==> flow/design.v <==
module APB_INT_Count#(
    parameter DATA_WIDTH = 32,
    parameter ADDR_WIDTH = 16
) 
(
    input  wire                     PCLK,         
    input  wire                     PRESETn,      
    input  wire                     PSEL,         
    input  wire                     PENABLE,      
    input  wire                     PWRITE,       
    input  wire [ADDR_WIDTH-1:0]    PADDR,        
    input  wire [DATA_WIDTH-1:0]    PWDATA,       
    output reg  [DATA_WIDTH-1:0]    PRDATA,       
    output reg                      PREADY,       
    output reg                      PSLVERR,      
    output  wire                    linux_irq,    
    output  wire                    lim_irq,      
    output  wire                    itim_irq,     
    input  wire                     linux_ack,    
    input  wire                     lim_ack,      
    input  wire                     itim_ack      
);
    reg [DATA_WIDTH-1:0] control_regs[0:3];           
    reg [DATA_WIDTH-1:0] linux_count[0:9];            
    reg [DATA_WIDTH-1:0] lim_count[0:9];              
    reg [DATA_WIDTH-1:0] itim_count[0:9];             
    reg invalid_access;   
    always @(posedge PCLK) begin
        if (!PRESETn) begin
            integer x;
            for (x = 0; x < 10; x = x + 1) begin
                linux_count[x] <= {DATA_WIDTH{1'b0}};
            end
        end else if (PSEL && PENABLE && PWRITE && (PADDR == 16'h0010)) begin
            linux_count[0] <= PWDATA;   
        end else if (linux_irq) begin
            linux_count[0] <= linux_count[0] + 1;
        end else if (linux_ack) begin
            integer j;
            for (j = 9; j > 0; j = j - 1) begin
                linux_count[j] <= linux_count[j-1];
            end
            linux_count[0] <= 0;
        end
    end
    always @(posedge PCLK) begin
        if (!PRESETn) begin
            integer y;
            for (y = 0; y < 10; y = y + 1) begin
                lim_count[y] <= {DATA_WIDTH{1'b0}};
            end
        end else if (PSEL && PENABLE && PWRITE && (PADDR == 16'h0040)) begin
            lim_count[0] <= PWDATA;   
        end else if (lim_irq) begin
            lim_count [0] <= lim_count[0] + 1;
        end else if (lim_ack) begin
            integer k;
            for (k = 9; k > 0; k = k - 1) begin 
                lim_count[k] <= lim_count[k-1];
            end
            lim_count[0] <= 0;
        end
    end
    always @(posedge PCLK) begin
        if (!PRESETn) begin
            integer z;
            for (z = 0; z < 10; z = z + 1) begin
                itim_count[z] <= {DATA_WIDTH{1'b0}};
            end
        end else if (PSEL && PENABLE && PWRITE && (PADDR == 16'h0080)) begin
            itim_count[0] <= PWDATA;   
        end else if (itim_irq) begin
            itim_count [0] <= itim_count[0] + 1;
        end else if (itim_ack) begin
            integer l;
            for (l = 9; l > 0; l = l - 1) begin
                itim_count[l] <= itim_count[l-1];
            end
            itim_count[0] <= 0;
        end
    end 
    localparam [31:0] VERSION = 32'h0000_0001;  
    assign linux_irq = control_regs[1][0];
    assign lim_irq = control_regs[2][0];
    assign itim_irq = control_regs[3][0];
    always @(posedge PCLK or negedge PRESETn) begin
        if (!PRESETn) begin
            integer i;
            for (i = 1; i < 4; i = i + 1) control_regs[i] <= {DATA_WIDTH{1'b0}};
            PREADY <= 1'b0;
            PRDATA <= {DATA_WIDTH{1'b0}};
            PSLVERR <= 1'b0;
            invalid_access <= 1'b0;
        end else begin
            PREADY <= 1'b1;
            PSLVERR <= 1'b0;
            if (linux_ack) begin
                control_regs[1][0] <= 0;
            end
            if (lim_ack) begin
                control_regs[2][0] <= 0;
            end            
            if (itim_ack) begin
                control_regs[3][0] <= 0;
            end
            invalid_access <= 1'b0;
            if (PSEL && PENABLE) begin
                if (PWRITE) begin  
                    case (PADDR)
                        16'h0000, 16'h0004, 16'h0008, 16'h000C:
                            control_regs[(PADDR >> 2)] <= PWDATA;
                        16'h0010, 16'h0040, 16'h0080: ;  
                        default: begin
                            invalid_access <= 1'b1;   
                        end
                    endcase
                end else begin
                    case (PADDR)
                        16'h0000: PRDATA <= VERSION;
                        16'h0004, 16'h0008, 16'h000C: PRDATA <= control_regs[(PADDR >> 2)];
                        16'h0010: PRDATA <= linux_count[0];
                        16'h0014: PRDATA <= linux_count[1];
                        16'h0018: PRDATA <= linux_count[2];
                        16'h001C: PRDATA <= linux_count[3];
                        16'h0020: PRDATA <= linux_count[4];
                        16'h0024: PRDATA <= linux_count[5];
                        16'h0028: PRDATA <= linux_count[6];
                        16'h002C: PRDATA <= linux_count[7];
                        16'h0030: PRDATA <= linux_count[8];
                        16'h0034: PRDATA <= linux_count[9];
                        16'h0040: PRDATA <= lim_count[0];
                        16'h0044: PRDATA <= lim_count[1];
                        16'h0048: PRDATA <= lim_count[2];
                        16'h004C: PRDATA <= lim_count[3];
                        16'h0050: PRDATA <= lim_count[4];
                        16'h0054: PRDATA <= lim_count[5];
                        16'h0058: PRDATA <= lim_count[6];
                        16'h005C: PRDATA <= lim_count[7];
                        16'h0060: PRDATA <= lim_count[8];
                        16'h0064: PRDATA <= lim_count[9];
                        16'h0080: PRDATA <= itim_count[0];
                        16'h0084: PRDATA <= itim_count[1];
                        16'h0088: PRDATA <= itim_count[2];
                        16'h008C: PRDATA <= itim_count[3];
                        16'h0090: PRDATA <= itim_count[4];
                        16'h0094: PRDATA <= itim_count[5];
                        16'h0098: PRDATA <= itim_count[6];
                        16'h009C: PRDATA <= itim_count[7];
                        16'h00A0: PRDATA <= itim_count[8];
                        16'h00A4: PRDATA <= itim_count[9];
                        default: begin
                            PRDATA <= {DATA_WIDTH{1'b0}};   
                            invalid_access <= 1'b1;         
                        end
                    endcase
                end 
                if (invalid_access) begin
                    PSLVERR <= 1'b1;
                    PREADY <= 1'b0;   
                end else begin
                    PSLVERR <= 1'b0;
                    PREADY <= 1'b1;   
                end
            end else begin
                    PREADY <= 1'b0;   
            end
        end
    end
endmodule
From RTL to reports: APB_INT_Count
What the tools print for APB_INT_Count, step after step.
Line numbers count from 1 in the design file above.
{"block": "setup", "top_module": "APB_INT_Count", "clock_port": "PCLK", "lib": "sky130hd", "pvt_corner": "tt_025C_1v80"}

Word-level counts
Yosys after proc, flatten, opt, wreduce and memory -nomap, before mapping. Print and check cells are not counted. Equal cells are merged and count once.
{"block": "op_classes", "muxes": 34, "n_eq": 36, "bitwise": 7, "n_reduce_logical": 22, "add_sub_neg": 3}
{"block": "op_table", "cell": "case mux 32 bit (select 32 bit)", "count": 1}
{"block": "op_table", "cell": "two-way mux 32 bit", "count": 9}
{"block": "op_table", "cell": "== test 16 x 7 -> 1 bit (second input constant)", "count": 10}
{"block": "op_table", "cell": "== test 16 x 8 -> 1 bit (second input constant)", "count": 10}
{"block": "op_table", "cell": "case mux 32 bit (select 4 bit)", "count": 1}
{"block": "op_table", "cell": "== test 16 x 6 -> 1 bit (second input constant)", "count": 6}
{"block": "op_table", "cell": "adder 32 x 1 -> 32 bit (second input constant)", "count": 3}
{"block": "op_table", "cell": "== test 16 x 5 -> 1 bit (second input constant)", "count": 4}
{"block": "op_table", "cell": "OR reduction 34 bit", "count": 1}
{"block": "op_table", "cell": "== test 16 x 4 -> 1 bit (second input constant)", "count": 2}
{"block": "op_table", "cell": "two-way mux 1 bit", "count": 23}
{"block": "op_table", "cell": "== test 16 x 3 -> 1 bit (second input constant)", "count": 1}
{"block": "op_table", "cell": "logical NOT 16 bit", "count": 1}
{"block": "op_table", "cell": "AND reduction 4 bit", "count": 3}
{"block": "op_table", "cell": "AND reduction 3 bit", "count": 3}
{"block": "op_table", "cell": "nonzero test 3 bit", "count": 3}
{"block": "op_table", "cell": "inverter 1 bit", "count": 7}
{"block": "op_table", "cell": "OR reduction 7 bit", "count": 1}
{"block": "op_table", "cell": "logical AND 1 bit", "count": 5}
{"block": "op_table", "cell": "AND reduction 5 bit", "count": 1}
{"block": "op_table", "cell": "== test 2 bit (second input constant)", "count": 2}
{"block": "op_table", "cell": "OR reduction 4 bit", "count": 1}
{"block": "op_table", "cell": "OR reduction 3 bit", "count": 1}
{"block": "op_table", "cell": "== test 2 x 1 -> 1 bit (second input constant)", "count": 1}
{"block": "op_table", "cell": "logical NOT 2 bit", "count": 1}
{"block": "op_table", "cell": "AND reduction 2 bit", "count": 1}
{"block": "word_totals", "regBits": 1123, "output_inout_bits": 37, "input_bits": 56, "word_cells": 143}

Longest topological paths
Depth = most cells in a row (Yosys ltp): at word level without a register or memory, in the mapped netlist without a sequential cell, where the memories' decode and read muxes count.
{"block": "logic_depth", "ltp_word": 5, "ABC_AREA": 1, "depth_mapped": 16, "depth_no_buf": 14}

Netlist
The flow's flattened synthesis, as Yosys stat reports it; memories are mapped. The netlist is that of the ABC_AREA named above (0 if unset); the other value can give another one.
{"block": "types", "cell_type": "sky130_fd_sc_hd__dfxtp_1", "count": 960, "area_total_um2": 1.92E+04}
{"block": "types", "cell_type": "sky130_fd_sc_hd__o21ai_0", "count": 1452, "area_total_um2": 7266.97}
{"block": "types", "cell_type": "sky130_fd_sc_hd__a21oi_1", "count": 988, "area_total_um2": 4.94E+03}
{"block": "types", "cell_type": "sky130_fd_sc_hd__inv_1", "count": 1063, "area_total_um2": 3.99E+03}
{"block": "types", "cell_type": "sky130_fd_sc_hd__dfrtp_1", "count": 131, "area_total_um2": 3.28E+03}
{"block": "types", "cell_type": "sky130_fd_sc_hd__nand2_1", "count": 843, "area_total_um2": 3.16E+03}
{"block": "types", "cell_type": "sky130_fd_sc_hd__nand3_1", "count": 539, "area_total_um2": 2.7E+03}
{"block": "types", "cell_type": "sky130_fd_sc_hd__nor2_1", "count": 468, "area_total_um2": 1.76E+03}
{"block": "types", "cell_type": "sky130_fd_sc_hd__buf_2", "count": 280, "area_total_um2": 1.4E+03}
{"block": "types", "cell_type": "sky130_fd_sc_hd__edfxtp_1", "count": 32, "area_total_um2": 960.922}
{"block": "types", "cell_type": "sky130_fd_sc_hd__clkbuf_1", "count": 208, "area_total_um2": 780.749}
{"block": "types", "cell_type": "sky130_fd_sc_hd__nand4_1", "count": 62, "area_total_um2": 387.872}
{"block": "types", "cell_type": "sky130_fd_sc_hd__xor2_1", "count": 29, "area_total_um2": 253.994}
{"block": "types", "cell_type": "sky130_fd_sc_hd__o21ai_1", "count": 50, "area_total_um2": 250.24}
{"block": "types", "cell_type": "sky130_fd_sc_hd__o22ai_1", "count": 26, "area_total_um2": 162.656}
{"block": "types", "cell_type": "sky130_fd_sc_hd__nor3_1", "count": 30, "area_total_um2": 150.144}
{"block": "types", "cell_type": "sky130_fd_sc_hd__nor2_4", "count": 8, "area_total_um2": 90.086}
{"block": "types", "cell_type": "sky130_fd_sc_hd__buf_4", "count": 11, "area_total_um2": 82.579}
Not listed: further types 23, cells in them 89.
{"block": "mapped", "seqArea_mm2": 0.0234575, "mapped_cells": 7269, "buffers": 506, "mapped_area_mm2": 0.0515207, "ff_cells": 1123}

Path before layout
OpenSTA on the mapped netlist: ideal clock, no wires. The path of least setup slack (recovery checks aside). Input and output delay are each 20% of the period. Register names are those of the netlist, which keeps one name where synthesis merged equal registers.
{"block": "synth_path", "path_type": "input to register", "start": "input port PADDR[15]", "end": "register control_regs[0][0]", "n_path_buf": 3, "tclk_ns": 10.0, "setup_slack_ns": 4.228, "setup_time_ns": 0.461, "t_arrival_ns": 5.311, "t_first_pin_ns": 2.000, "input_delay_ns": 2.000, "t_required_ns": 9.539, "driving_pins": 10, "delay_ns": 3.772, "synth_period_reached_ns": 5.772}
"delay_ns" = arrival - input delay + setup time.
"driving_pins" counts driving pins, that of a launching flip-flop among them; a cell with two outputs on the path counts twice.
"synth_period_reached_ns" = period - worst setup slack (recovery checks aside). The figure is calculated, with input and output delays left at 20% of the set period.
Between the ends stands the longest chain of elaborated cells between them, by number of cells; it is not shown to be the way that was timed. Of several equally long chains one is given.
A line is the first line of the expression or statement that the cell stems from. Yosys adds cells for indexed reads and writes and turns some case tables into memories.
Lines with a computed index may be missing from the assigning lines.
{"block": "synth_between", "path_cell_list": "sky130_fd_sc_hd__nor2_1 sky130_fd_sc_hd__nand2_1 sky130_fd_sc_hd__nor2_2 sky130_fd_sc_hd__buf_4 sky130_fd_sc_hd__buf_6 sky130_fd_sc_hd__buf_4 sky130_fd_sc_hd__nand2_1 sky130_fd_sc_hd__nor2_1 sky130_fd_sc_hd__nand2_1 sky130_fd_sc_hd__nor3_1", "elab_chain_len": 3, "cells_between": 6, "classes_between": "3 x eq/ne; 3 x reduce/logical"}
{"block": "synth_lines", "element": "start, declared", "line_no": 11, "text": "input  wire [ADDR_WIDTH-1:0]    PADDR,"}
{"block": "synth_lines", "element": "== test 16 x 3 -> 1 bit", "line_no": 109, "text": "case (PADDR)"}
{"block": "synth_lines", "element": "OR reduction 4 bit", "line_no": 109}
{"block": "synth_lines", "element": "AND reduction 5 bit"}
{"block": "synth_lines", "element": "end, declared", "line_no": 23, "text": "reg [DATA_WIDTH-1:0] control_regs[0:3];"}

Path in the finished layout
From the final timing report of flow run 1: the path of least setup slack in the routed layout; clock arrival at registers is part of the times.
{"block": "layout_path", "path_type": "input to register", "start": "input port PADDR[15]", "end": "register linux_count[2][25]", "n_path_buf": 3, "tclk_ns": 11.7, "driving_pins": 10, "setup_slack_ns": 5.25, "setup_time_ns": 0.06, "t_required_ns": 12.36, "input_delay_ns": 2.34, "t_arrival_ns": 7.11, "t_first_pin_ns": 2.34}
Between the ends stands the longest chain of elaborated cells between them, by number of cells; it is not shown to be the way that was timed. Of several equally long chains one is given.
{"block": "layout_between", "path_cell_list": "sky130_fd_sc_hd__clkdlybuf4s50_1 sky130_fd_sc_hd__nor2_1 sky130_fd_sc_hd__nand2_1 sky130_fd_sc_hd__nor2_4 sky130_fd_sc_hd__buf_4 sky130_fd_sc_hd__nand3_1 sky130_fd_sc_hd__nand3_4 sky130_fd_sc_hd__buf_12 sky130_fd_sc_hd__o21ai_0 sky130_fd_sc_hd__a21oi_1", "elab_chain_len": 4, "cells_between": 4, "classes_between": "1 x eq/ne; 1 x logic; 2 x reduce/logical"}
{"block": "layout_lines", "element": "start, declared", "line_no": 11, "text": "input  wire [ADDR_WIDTH-1:0]    PADDR,"}
{"block": "layout_lines", "element": "== test 16 x 5 -> 1 bit", "line_no": 34, "text": "end else if (PSEL && PENABLE && PWRITE && (PADDR == 16'h0010)) begin"}
{"block": "layout_lines", "element": "logical AND 1 bit", "line_no": 34}
{"block": "layout_lines", "element": "inverter 1 bit"}
{"block": "layout_lines", "element": "AND reduction 3 bit"}
{"block": "layout_lines", "element": "end, assigned", "line_no": 32, "text": "linux_count[x] <= {DATA_WIDTH{1'b0}};"}
{"block": "layout_lines", "element": "end, assigned", "line_no": 41, "text": "linux_count[j] <= linux_count[j-1];"}
{"block": "layout_lines", "element": "end, declared", "line_no": 24, "text": "reg [DATA_WIDTH-1:0] linux_count[0:9];"}

Subject: flow runs of APB_INT_Count

Hi,

Record of 4 stored runs of the RTL-to-layout flow on APB_INT_Count, platform sky130hd. The runs are unordered. Constraints: input delay and output delay 20% of the set period each, output load 0.01 pF.
By "achieved_clock_period_ns" is meant the clock period of the run minus its worst setup slack. This is arithmetic on one report: input and output delays are still those of the set period (20% each).
"worst_path_time_ns" is the time allowed to the run's worst setup path (the clock period less input and output delay, where it has them) less its slack. Clock arrival times count: a late capture clock shortens it, a late launch clock lengthens it.
"power_total_uw": no workload was simulated; the value follows from the tool's default switching activity.

{"run": "flow run 1", "settings": { "ABC_AREA": 1, "CAP_MARGIN": 15, "CELL_PAD_IN_SITES_DETAIL_PLACEMENT": 1, "CORE_ASPECT_RATIO": 0.72, "CORE_MARGIN": 4, "CORE_UTILIZATION": 26, "CTS_CLUSTER_DIAMETER": 317, "CTS_CLUSTER_SIZE": 30, "GPL_ROUTABILITY_DRIVEN": 1, "GPL_TIMING_DRIVEN": 1, "MIN_ROUTING_LAYER": "met2", "PLACE_DENSITY_LB_ADDON": 0.05, "SETUP_SLACK_MARGIN": -1.0, "SLEW_MARGIN": 15, "TNS_END_PERCENT": 60, "period_ns": 11.7 }, "results": { "tns_ns": 0.000, "worst_path_time_ns": 4.11, "worst_setup_path_type": "input to register", "synthesis_area_mm2": 0.0515207, "achieved_clock_period_ns": 6.448, "final_die_area_mm2": 0.205438, "util_pct": 28.3, "power_total_uw": 6987, "fin_ws_ns": 5.252 }}
{"run": "flow run 2", "settings": { "CORE_UTILIZATION": 25, "period_ns": 6.76, "CAP_MARGIN": 20, "CORE_MARGIN": 2, "SLEW_MARGIN": 20 }, "results": { "tns_ns": 0.000, "worst_path_time_ns": 3.59, "worst_setup_path_type": "input to register", "synthesis_area_mm2": 0.0472203, "achieved_clock_period_ns": 4.944, "final_die_area_mm2": 0.192374, "util_pct": 29.1, "power_total_uw": 13393, "fin_ws_ns": 1.816 }}
{"run": "flow run 3", "settings": { "ABC_AREA": 0, "CAP_MARGIN": 40, "CORE_MARGIN": 3, "CORE_UTILIZATION": 16, "CTS_CLUSTER_DIAMETER": 309, "PLACE_DENSITY_LB_ADDON": 0.24, "SETUP_SLACK_MARGIN": 0.0, "TNS_END_PERCENT": 50, "period_ns": 6.05, "SLEW_MARGIN": 20 }, "results": { "tns_ns": 0.000, "worst_path_time_ns": 3.24, "worst_setup_path_type": "input to register", "synthesis_area_mm2": 0.0472203, "achieved_clock_period_ns": 4.450, "final_die_area_mm2": 0.301681, "util_pct": 19.6, "power_total_uw": 15399, "fin_ws_ns": 1.600 }}
{"run": "flow run 4", "settings": { "ABC_AREA": 1, "CAP_MARGIN": 0, "CELL_PAD_IN_SITES_DETAIL_PLACEMENT": 2, "CORE_ASPECT_RATIO": 1.01, "CORE_MARGIN": 9, "CORE_UTILIZATION": 51, "CTS_CLUSTER_DIAMETER": 47, "CTS_CLUSTER_SIZE": 95, "GPL_ROUTABILITY_DRIVEN": 0, "GPL_TIMING_DRIVEN": 0, "MIN_ROUTING_LAYER": "met2", "PLACE_DENSITY": 0.51, "SETUP_SLACK_MARGIN": 0.45, "SLEW_MARGIN": 0, "period_ns": 7.14 }, "outcome": "unfinished; error DPL-0033 in placement"}

Regards
